==> flow/design.v <==
package typedefs;
parameter NUM_OPS  = 32;
parameter WIDTH_OP = $clog2(NUM_OPS);
typedef enum logic[WIDTH_OP-1:0] {ALU_ADD , ALU_SUB , ALU_NOT , ALU_AND , ALU_OR , ALU_XOR , ALU_SLL , ALU_SRL , ALU_SLA , ALU_SRA , EQ , GRT , GTU , GTE , LTE , GEU , LEU, ALU_BSL} alu_opcode_t;
typedef enum logic[5:0] {
    ADD   = 6'b000000,
    SUB   = 6'b000001,
    NOT   = 6'b000010,
    AND   = 6'b000011,
    OR    = 6'b000100,
    XOR   = 6'b000101,
    SLL   = 6'b000110,
    SRL   = 6'b000111,
    SRA   = 6'b001000,
    ADDI  = 6'b001001,
    LUI   = 6'b001010,
    ANDI  = 6'b001011,
    ORI   = 6'b001100,
    XORI  = 6'b001101,
    BEQ   = 6'b001110,
    BNE   = 6'b001111,
    BLT   = 6'b010000,
    BGT   = 6'b010001,
    BGE   = 6'b010010,
    BLE   = 6'b010011,
    BLTU  = 6'b010100,
    BGTU  = 6'b010101,
    BGEU  = 6'b010110,
    BLEU  = 6'b010111,
    JAL   = 6'b011000,
    LW    = 6'b011001,
    SW    = 6'b011010,
    LAD   = 6'b011011,
    LOA   = 6'b011100
} opcode_t;
endpackage
module Mux2x1
( 
  input  [15:0] a   ,
  input  [15:0] b   ,
  input  sel ,
  output [15:0] out 
);
logic [15:0] aux;
assign out = aux;
always_comb begin
        aux = (sel == 1'b1) ? b : a;
end
endmodule
module Reg
#(
    parameter WIDTH = 16
)
(
    input  [WIDTH-1:0]  in,
    input               clk,
    input               rst,
    output [WIDTH-1:0]  out
);
logic [WIDTH-1:0] aux;
assign out = aux;
always_ff @(posedge clk or negedge rst) begin
    if (!rst) begin
        aux <= '0;
    end
    else begin
        aux <= in;
    end
end
endmodule
module RegFile
#(
    parameter WIDTH = 16,
    parameter DEPTH = 32,
    parameter ADDR_SIZE = $clog2(DEPTH)
)
(
    input  [ADDR_SIZE-1:0] a1,
    input  [ADDR_SIZE-1:0] a2,
    input  [WIDTH-1:0]     wdata,
    input                  we,
    input                  clk,
    input                  rst,
    output [WIDTH-1:0]     rd1,
    output [WIDTH-1:0]     rd2
);
logic [WIDTH-1:0] file [DEPTH-1:0];  
logic [WIDTH-1:0] out1, out2;
assign rd1 = out1;
assign rd2 = out2;
always_comb begin
	out1 = file[a1];
	out2 = file[a2];
end
always_ff @(negedge clk or negedge rst) begin
    if (!rst) begin
        integer i;
        for (i = 0; i < DEPTH; i = i + 1) begin
            file[i] <= '0;
        end
    end else if (we) begin
        file[a2] <= wdata;
    end
end
endmodule
import typedefs::*;
module ALU
#(
    parameter WIDTH    = 16
)
(
    input  [WIDTH-1:0]    a     ,
    input  [WIDTH-1:0]    b     ,
    input  typedefs::alu_opcode_t       opcode,
    output [WIDTH-1:0]    out   ,
    output                comp
);
logic [WIDTH-1:0] aux_out;
logic             aux_comp;
assign out = aux_out;
assign comp = aux_comp;
always_comb begin
    case (opcode)
        ALU_ADD : begin
            aux_out = (a + b);
            aux_comp = '0;
        end
        ALU_SUB : begin
            aux_out = (a - b);
            aux_comp = '0;
        end
        ALU_NOT : begin
            aux_out = ~a;
            aux_comp = '0;
        end
        ALU_AND : begin
            aux_out = (a & b);
            aux_comp = '0;
        end
        ALU_OR  : begin
            aux_out = (a | b);
            aux_comp = '0;
        end
        ALU_XOR : begin
            aux_out = (a ^ b);
            aux_comp = '0;
        end
        ALU_SLL : begin
            aux_out = (a << b);
            aux_comp = '0;
        end
        ALU_SRL : begin
            aux_out = (a >> b);
            aux_comp = '0;
        end
        ALU_SLA : begin
            aux_out = (a <<< b);
            aux_comp = '0;
        end
        ALU_SRA : begin
            aux_out = (a >>> b);
            aux_comp = '0;
        end
        EQ  : begin
            aux_out = '0;
            aux_comp = (signed'(a) == signed'(b)) ? '1 : '0;
        end
        GRT : begin
            aux_out = '0;
            aux_comp = (signed'(a) > signed'(b)) ? '1 : '0;
        end
        GTU : begin
            aux_out = '0;
            aux_comp = (a > b) ? '1 : '0;
        end
        GTE : begin
            aux_out = '0;
            aux_comp = (signed'(a) >= signed'(b)) ? '1 : '0;
        end
        LTE : begin
            aux_out = '0;
            aux_comp = (signed'(a) <= signed'(b)) ? '1 : '0;
        end
        GEU : begin
            aux_out = '0;
            aux_comp = (a >= b) ? '1 : '0;
        end
        LEU : begin
            aux_out = '0;
            aux_comp = (a <= b) ? '1 : '0;
        end
		  ALU_BSL : begin		 
            aux_out = (b << 8);
            aux_comp = '0;
        end
        default : begin
            aux_out = '0;
            aux_comp = '0;
        end
    endcase
end
endmodule
import typedefs::*;
module Controller
(
    input  logic        clk       ,
    input  typedefs::opcode_t     op        ,
    input  logic        comp      ,
    output logic        sel_PC    ,
    output logic        sum_imm   ,
    output logic        store_pc  ,
    output logic        reg_we    ,
    output logic        alu_imm   ,
    output typedefs::alu_opcode_t alu_ctrl  ,
    output logic        alu_bypass,
	 output logic			alu_feedback_in,
    output logic        mem_we    ,
    output logic        mem_bypass
);
always_comb begin
    case(op)
        ADD  : begin
            sel_PC     = '0;
            sum_imm    = '0;
            store_pc   = '0;
            reg_we     = '0;
            alu_imm    = '0;
            alu_ctrl   = ALU_ADD;
            alu_bypass = '0;
				alu_feedback_in = '0;
            mem_we     = '0;
            mem_bypass = '0;        
        end
        SUB  : begin
            sel_PC     = '0;
            sum_imm    = '0;
            store_pc   = '0;
            reg_we     = '0;
            alu_imm    = '0;
            alu_ctrl   = ALU_SUB;
            alu_bypass = '0;
				alu_feedback_in = '0;
            mem_we     = '0;
            mem_bypass = '0;        
        end
        NOT : begin
            sel_PC     = '0;
            sum_imm    = '0;
            store_pc   = '0;
            reg_we     = '0;
            alu_imm    = '0;
            alu_ctrl   = ALU_NOT;
            alu_bypass = '0;
				alu_feedback_in = '0;
            mem_we     = '0;
            mem_bypass = '0;        
        end
        AND  : begin
            sel_PC     = '0;
            sum_imm    = '0;
            store_pc   = '0;
            reg_we     = '0;
            alu_imm    = '0;
            alu_ctrl   = ALU_AND;
            alu_bypass = '0;
				alu_feedback_in = '0;
            mem_we     = '0;
            mem_bypass = '0;        
        end
        OR   : begin
            sel_PC     = '0;
            sum_imm    = '0;
            store_pc   = '0;
            reg_we     = '0;
            alu_imm    = '0;
            alu_ctrl   = ALU_OR;
            alu_bypass = '0;
				alu_feedback_in = '0;
            mem_we     = '0;
            mem_bypass = '0;        
        end
        XOR  : begin
            sel_PC     = '0;
            sum_imm    = '0;
            store_pc   = '0;
            reg_we     = '0;
            alu_imm    = '0;
            alu_ctrl   = ALU_XOR;
            alu_bypass = '0;
				alu_feedback_in = '0;
            mem_we     = '0;
            mem_bypass = '0;        
        end
        SLL  : begin
            sel_PC     = '0;
            sum_imm    = '0;
            store_pc   = '0;
            reg_we     = '0;
            alu_imm    = '0;
            alu_ctrl   = ALU_SLL;
            alu_bypass = '0;
				alu_feedback_in = '0;
            mem_we     = '0;
            mem_bypass = '0;        
        end
        SRL  : begin
            sel_PC     = '0;
            sum_imm    = '0;
            store_pc   = '0;
            reg_we     = '0;
            alu_imm    = '0;
            alu_ctrl   = ALU_SRL;
            alu_bypass = '0;
				alu_feedback_in = '0;
            mem_we     = '0;
            mem_bypass = '0;        
        end
        SRA  : begin
            sel_PC     = '0;
            sum_imm    = '0;
            store_pc   = '0;
            reg_we     = '0;
            alu_imm    = '0;
            alu_ctrl   = ALU_SRA;
            alu_bypass = '0;
				alu_feedback_in = '0;
            mem_we     = '0;
            mem_bypass = '0;        
        end
        ADDI : begin
            sel_PC     = '0;
            sum_imm    = '0;
            store_pc   = '0;
            reg_we     = '0;
            alu_imm    = '1;
            alu_ctrl   = ALU_ADD;
            alu_bypass = '0;
				alu_feedback_in = '1;
            mem_we     = '0;
            mem_bypass = '0;        
        end
        LUI  : begin
            sel_PC     = '0;
            sum_imm    = '0;
            store_pc   = '0;
            reg_we     = '0;
            alu_imm    = '1;
            alu_ctrl   = ALU_BSL;
            alu_bypass = '0;
				alu_feedback_in = '0;
            mem_we     = '0;
            mem_bypass = '0;        
        end
        ANDI : begin
            sel_PC     = '0;
            sum_imm    = '0;
            store_pc   = '0;
            reg_we     = '0;
            alu_imm    = '1;
            alu_ctrl   = ALU_AND;
            alu_bypass = '0;
				alu_feedback_in = '1;
            mem_we     = '0;
            mem_bypass = '0;        
        end
        ORI  : begin
            sel_PC     = '0;
            sum_imm    = '0;
            store_pc   = '0;
            reg_we     = '0;
            alu_imm    = '1;
            alu_ctrl   = ALU_OR;
            alu_bypass = '0;
				alu_feedback_in = '1;
            mem_we     = '0;
            mem_bypass = '0;        
        end
        XORI : begin
            sel_PC     = '0;
            sum_imm    = '0;
            store_pc   = '0;
            reg_we     = '0;
            alu_imm    = '1;
            alu_ctrl   = ALU_XOR;
            alu_bypass = '0;
				alu_feedback_in = '1;
            mem_we     = '0;
            mem_bypass = '0;        
        end
        BEQ  : begin
            sel_PC     = '0;
            if(comp == '1) 
                sum_imm = '1;
            else
                sum_imm = '0;
            store_pc   = '0;
            reg_we     = '0;
            alu_imm    = '0;
            alu_ctrl   = EQ;
				alu_feedback_in = '0;
            alu_bypass = '0;
            mem_we     = '0;
            mem_bypass = '0;
        end
        BNE  : begin
            sel_PC     = '0;
            if(comp == '0) 
                sum_imm = '1;
            else
                sum_imm = '0;
            store_pc   = '0;
            reg_we     = '0;
            alu_imm    = '0;
            alu_ctrl   = EQ;
				alu_feedback_in = '0;
            alu_bypass = '0;
            mem_we     = '0;
            mem_bypass = '0;
        end
        BGT  : begin
            sel_PC     = '0;
            if(comp == '1) 
                sum_imm = '1;
            else
                sum_imm = '0;
            store_pc   = '0;
            reg_we     = '0;
            alu_imm    = '0;
            alu_ctrl   = GRT;
				alu_feedback_in = '0;
            alu_bypass = '0;
            mem_we     = '0;
            mem_bypass = '0;
        end
        BLT  : begin
            sel_PC     = '0;
            if(comp == '0) 
                sum_imm = '1;
            else
                sum_imm = '0;
            store_pc   = '0;
            reg_we     = '0;
            alu_imm    = '0;
            alu_ctrl   = GRT;
				alu_feedback_in = '0;
            alu_bypass = '0;
            mem_we     = '0;
            mem_bypass = '0;
        end
        BGE  : begin
            sel_PC     = '0;
            if(comp == '1) 
                sum_imm = '1;
            else
                sum_imm = '0;
            store_pc   = '0;
            reg_we     = '0;
            alu_imm    = '0;
            alu_ctrl   = GTE;
				alu_feedback_in = '0;
            alu_bypass = '0;
            mem_we     = '0;
            mem_bypass = '0;
        end
        BLE : begin
            sel_PC     = '0;
            if(comp == '1) 
                sum_imm = '1;
            else
                sum_imm = '0;
            store_pc   = '0;
            reg_we     = '0;
            alu_imm    = '0;
            alu_ctrl   = LTE;
				alu_feedback_in = '0;
            alu_bypass = '0;
            mem_we     = '0;
            mem_bypass = '0;
        end
        BGTU : begin
            sel_PC     = '0;
            if(comp == '1) 
                sum_imm = '1;
            else
                sum_imm = '0;
            store_pc   = '0;
            reg_we     = '0;
            alu_imm    = '0;
            alu_ctrl   = GTU;
				alu_feedback_in = '0;
            alu_bypass = '0;
            mem_we     = '0;
            mem_bypass = '0;
        end
        BLTU : begin
            sel_PC     = '0;
            if(comp == '0) 
                sum_imm = '1;
            else
                sum_imm = '0;
            store_pc   = '0;
            reg_we     = '0;
            alu_imm    = '0;
            alu_ctrl   = GTU;
				alu_feedback_in = '0;
            alu_bypass = '0;
            mem_we     = '0;
            mem_bypass = '0;
        end
        BGEU : begin
            sel_PC     = '0;
            if(comp == '1) 
                sum_imm = '1;
            else
                sum_imm = '0;
            store_pc   = '0;
            reg_we     = '0;
            alu_imm    = '0;
            alu_ctrl   = GEU;
				alu_feedback_in = '0;
            alu_bypass = '0;
            mem_we     = '0;
            mem_bypass = '0;
        end
        BLEU : begin
            sel_PC     = '0;
            if(comp == '1) 
                sum_imm = '1;
            else
                sum_imm = '0;
            store_pc   = '0;
            reg_we     = '0;
            alu_imm    = '0;
            alu_ctrl   = LEU;
				alu_feedback_in = '0;
            alu_bypass = '0;
            mem_we     = '0;
            mem_bypass = '0;
        end
        JAL  : begin
            sel_PC     = '1;
            sum_imm    = '0;
            store_pc   = '1;
            reg_we     = '1;
            alu_imm    = '0;
            alu_ctrl   = ALU_ADD;
            alu_bypass = '0;
				alu_feedback_in = '0;
            mem_we     = '0;
            mem_bypass = '0;
        end
        LW   : begin
            sel_PC     = '0;
            sum_imm    = '0;
            store_pc   = '0;
            reg_we     = '1;
            alu_imm    = '0;
            alu_ctrl   = ALU_ADD;
            alu_bypass = '0;
				alu_feedback_in = '0;
            mem_we     = '0;
            mem_bypass = '0;
        end
        SW   : begin
            sel_PC     = '0;
            sum_imm    = '0;
            store_pc   = '0;
            reg_we     = '0;
            alu_imm    = '0;
            alu_ctrl   = ALU_ADD;
            alu_bypass = '0;
				alu_feedback_in = '0;
            mem_we     = '1;
            mem_bypass = '0;
        end
        LAD  : begin
            sel_PC     = '0;
            sum_imm    = '0;
            store_pc   = '0;
            reg_we     = '1;
            alu_imm    = '0;
            alu_ctrl   = ALU_ADD;
            alu_bypass = '0;
				alu_feedback_in = '0;
            mem_we     = '0;
            mem_bypass = '1;
        end
        LOA  : begin
            sel_PC     = '0;
            sum_imm    = '0;
            store_pc   = '0;
            reg_we     = '0;
            alu_imm    = '0;
            alu_ctrl   = ALU_ADD;
            alu_bypass = '1;
				alu_feedback_in = '0;
            mem_we     = '0;
            mem_bypass = '0;
        end
        default : begin
            sel_PC     = '0;
            sum_imm    = '0;
            store_pc   = '0;
            reg_we     = '0;
            alu_imm    = '0;
            alu_ctrl   = ALU_ADD;
            alu_bypass = '0;
				alu_feedback_in = '0;
            mem_we     = '0;
            mem_bypass = '0;
        end
    endcase
end
endmodule
import typedefs::*;
module SingleCycle_Top
(
	input				CLK	,
	input				RST	,
	output [9:0]	IMEM_ADDR	,
	input	 [15:0]	IMEM_RDATA	,
	output [9:0]	DMEM_ADDR	,
	output [15:0]	DMEM_WDATA	,
	output			DMEM_WE		,
	input	 [15:0]	DMEM_RDATA
);
	wire [15:0] sel_pc_out;
	wire [15:0] pc_out;
	wire [15:0] im_out;
	wire [15:0] alu_in;
	wire [15:0] rd1;
	wire [15:0] rd2;
	wire [15:0] alu_imm_out;
	wire [15:0] alu_out;
	wire [15:0] alu_bypass_out;
	wire [15:0] aux_out;
	wire [15:0] mem_out;
	wire [15:0] mem_bypass_out;
	wire [15:0] store_pc_out;
	wire [15:0] sum_imm_out;
	wire               comp;
	wire               sel_pc;    
	wire               sum_imm;   
	wire               store_pc;  
	wire               reg_we;    
	wire               alu_imm;   
	typedefs::alu_opcode_t alu_ctrl;  
	wire               alu_bypass;
	wire					 alu_feedback_in;
	wire               mem_we;    
	wire               mem_bypass;
	Controller control_block(
		.clk(CLK), 
		.op(typedefs::opcode_t'(im_out[15:10])), 
		.comp(comp), 
		.sel_PC(sel_pc), 
		.sum_imm(sum_imm), 
		.store_pc(store_pc), 
		.reg_we(reg_we), 
		.alu_imm(alu_imm), 
		.alu_ctrl(alu_ctrl), 
		.alu_bypass(alu_bypass),
		.alu_feedback_in(alu_feedback_in),
		.mem_we(mem_we), 
		.mem_bypass(mem_bypass)
	);
	Mux2x1 feedback_mux(
		.a(rd1), 
		.b(aux_out), 
		.sel(alu_feedback_in), 
		.out(alu_in)
	);
	Mux2x1 pc_mux(
		.a(pc_out + sum_imm_out), 
		.b(aux_out), 
		.sel(sel_pc), 
		.out(sel_pc_out)
	);
	Mux2x1 sum_imm_mux(
		.a(16'h1), 
		.b(aux_out), 
		.sel(sum_imm), 
		.out(sum_imm_out)
	);
	Reg pc(
		.in(sel_pc_out), 
		.clk(CLK),
		.rst(RST), 
		.out(pc_out)
	);
	assign IMEM_ADDR = pc_out[9:0];
	assign im_out    = IMEM_RDATA;
	RegFile reg_file(
		.a1(im_out[9:5]), 
		.a2(im_out[4:0]), 
		.wdata(store_pc_out), 
		.we(reg_we), 
		.clk(CLK),
		.rst(RST),
		.rd1(rd1), 
		.rd2(rd2)
	);
	Mux2x1 alu_imm_mux(
		.a(rd2), 
		.b({8'h0, im_out[7:0]}), 
		.sel(alu_imm), 
		.out(alu_imm_out)
	);
	ALU my_alu(
		.a(alu_in), 
		.b(alu_imm_out), 
		.opcode(alu_ctrl), 
		.out(alu_out), 
		.comp(comp)
	);
	Mux2x1 alu_bypass_mux(
		.a(alu_out), 
		.b(alu_imm_out), 
		.sel(alu_bypass), 
		.out(alu_bypass_out)
	);
	Reg aux(
		.in(alu_bypass_out), 
		.clk(CLK), 
		.rst(RST),
		.out(aux_out)
	);
	assign DMEM_ADDR  = aux_out[9:0];
	assign DMEM_WDATA = rd2;
	assign DMEM_WE    = mem_we;
	assign mem_out    = DMEM_RDATA;
	Mux2x1 mem_bypass_mux(
		.a(mem_out), 
		.b(aux_out), 
		.sel(mem_bypass), 
		.out(mem_bypass_out)
	);
	Mux2x1 store_pc_mux(
		.a(mem_bypass_out), 
		.b(pc_out), 
		.sel(store_pc), 
		.out(store_pc_out)
	);
endmodule
[Step by step through the tools: SingleCycle_Top]
Tool output for the design above, in the order of the flow.
Lines are those of the file above, counted from 1.
Operators carry their Yosys type and port widths (W data, S select, Z words).
Library cell names are shortened.
The mark - stands for no value.
Design
  top: SingleCycle_Top
  clock input: CLK
  standard-cell library: sky130hd
  timing corner: tt_025C_1v80

[Word-level counts]
Counts by Yosys on the flattened word-level netlist (proc, flatten, opt, wreduce). Print and check cells are left out.
Word-level totals
  output and inout port bits: 37
  input port bits: 34
  register bits after elaboration: 544
Cells by class
  bitwise logic cells: 4
  $lt $le $gt $ge: 6
  reduce/logical cells: 46
  shift operators: 4
  eq/ne operators: 108
  $add $sub $neg: 3
  muxes and demuxes: 29
Operators with widths (count)
  $pmux W16 S32: 2
  $pmux W16 S11: 1
  $eq A5 B5 Y1 const B: 34
  $eq A5 B4 Y1 const B: 24
  $mux W16: 7
  $pmux W5 S16: 1
  $eq A6 B5 Y1 const B: 13
  $reduce_and A2 Y1: 32
  $eq A5 B3 Y1 const B: 12
  $eq A6 B4 Y1 const B: 8
  $add A16 B16 Y16: 2
  $ge A16 B16 Y1: 2
  $gt A16 B16 Y1: 2
  $le A16 B16 Y1: 2
  $eq A5 B2 Y1 const B: 6
  $eq A6 B3 Y1 const B: 4
  $sub A16 B16 Y16: 1
  $eq A16 B16 Y1: 1
  $and A16 B16 Y16: 1
  $or A16 B16 Y16: 1
  $xor A16 B16 Y16: 1
  $shl A16 B16 Y16: 1
  $shr A16 B16 Y16: 1
  $sshl A16 B16 Y16: 1
  $sshr A16 B16 Y16: 1
  $not A16 Y16: 1
  $mux W1: 16
  $eq A5 B1 Y1 const B: 3
Not listed: further kinds 10, cells in them 19.

[Depth]
Depth = most cells in a row (Yosys ltp): at word level without a register or memory, in the mapped netlist without a sequential cell, where the memories' decode and read muxes count.
Logic depth
  depth in word-level cells: 12
  ABC_AREA: 1
  depth in mapped cells: 51
  mapped depth without buffers: 50

[Netlist]
Source: synth_stat.txt of the flow (Yosys; design flattened, memories mapped). It holds for the ABC_AREA given above (unset counts as 0); a run with the other value may have another netlist.
Totals and module areas in this step are rounded.
Synthesis totals
  flip-flop cells: 544
  mapped area: 33300 um2
  standard cells after synthesis: 4805
Cell types (count)
  dfrtn_1: 512
  nand2_1: 1586
  o21ai_0: 652
  nand3_1: 343
  inv_1: 370
  nor2_1: 339
  nand4_1: 143
  clkbuf_1: 234
  dfrtp_1: 32
  ha_1: 63
  o22ai_1: 102
  a21oi_1: 67
  o2111ai_1: 26
  a221oi_1: 25
  a211oi_1: 27
  o211ai_1: 25
  buf_2: 36
  buf_4: 24
Other cell types: 33; their cells: 199.

Measured data: module SingleCycle_Top, platform sky130hd, 4 stored runs of the flow under differing settings, order arbitrary. Input and output delays are each 20% of the period that was set; the output load is 0.01 pF.
By "total power of the final layout" is meant OpenSTA's value without simulated activity: inputs other than the clock are taken to toggle once in ten clock periods, and the tool carries that through the logic.
Results are given in rounded form.

==> stored run 1: settings <==
{ "ABC_AREA": 1, "CELL_PAD_IN_SITES_GLOBAL_PLACEMENT": 2, "CORE_ASPECT_RATIO": 1.42, "CORE_MARGIN": 3, "CORE_UTILIZATION": 24, "CTS_CLUSTER_DIAMETER": 88, "GPL_ROUTABILITY_DRIVEN": 0, "MAX_ROUTING_LAYER": "met4", "PLACE_DENSITY_LB_ADDON": 0.17, "period_ns": 16.0, "CAP_MARGIN": 20, "SLEW_MARGIN": 20 }
==> stored run 1: results <==
setup slack of the critical path: 0.672 ns
Yosys chip area after synthesis: 33300 um2
total power of the final layout: 3810 uW
setup TNS: 0.000 ns
utilization after layout: 28.3%
standard-cell area after routing: 38900 um2
total die area: 143000 um2
worst hold slack in the final report: 0.432 ns

==> stored run 2: settings <==
{ "ABC_AREA": 0, "CAP_MARGIN": 10, "CELL_PAD_IN_SITES_DETAIL_PLACEMENT": 1, "CELL_PAD_IN_SITES_GLOBAL_PLACEMENT": 2, "CORE_ASPECT_RATIO": 1.42, "CORE_MARGIN": 4, "CORE_UTILIZATION": 24, "CTS_CLUSTER_DIAMETER": 88, "CTS_CLUSTER_SIZE": 77, "GPL_ROUTABILITY_DRIVEN": 0, "MAX_ROUTING_LAYER": "met4", "PLACE_DENSITY_LB_ADDON": 0.17, "SLEW_MARGIN": 30, "period_ns": 16.0 }
==> stored run 2: results <==
total power of the final layout: 3310 uW
utilization after layout: 27.8%
total die area: 147000 um2
Yosys chip area after synthesis: 33700 um2
setup TNS: 0.000 ns
setup slack of the critical path: 0.565 ns
worst hold slack in the final report: 0.434 ns
standard-cell area after routing: 38800 um2

==> stored run 3: settings <==
{ "CORE_UTILIZATION": 40, "period_ns": 16.0, "CAP_MARGIN": 20, "CORE_MARGIN": 2, "SLEW_MARGIN": 20 }
==> stored run 3: results <==
utilization after layout: 45.8%
worst hold slack in the final report: 0.445 ns
setup TNS: 0.000 ns
total die area: 86600 um2
total power of the final layout: 3720 uW
Yosys chip area after synthesis: 33700 um2
setup slack of the critical path: 0.524 ns
standard-cell area after routing: 38300 um2

==> stored run 4: settings <==
{ "CORE_UTILIZATION": 40, "SETUP_SLACK_MARGIN": 3.78, "period_ns": 15.6, "CAP_MARGIN": 20, "CORE_MARGIN": 2, "SLEW_MARGIN": 20 }
==> stored run 4: results <==
setup TNS: 0.000 ns
utilization after layout: 54.7%
standard-cell area after routing: 45700 um2
total power of the final layout: 4060 uW
total die area: 86600 um2
setup slack of the critical path: 0.801 ns
Yosys chip area after synthesis: 33700 um2
worst hold slack in the final report: 0.439 ns
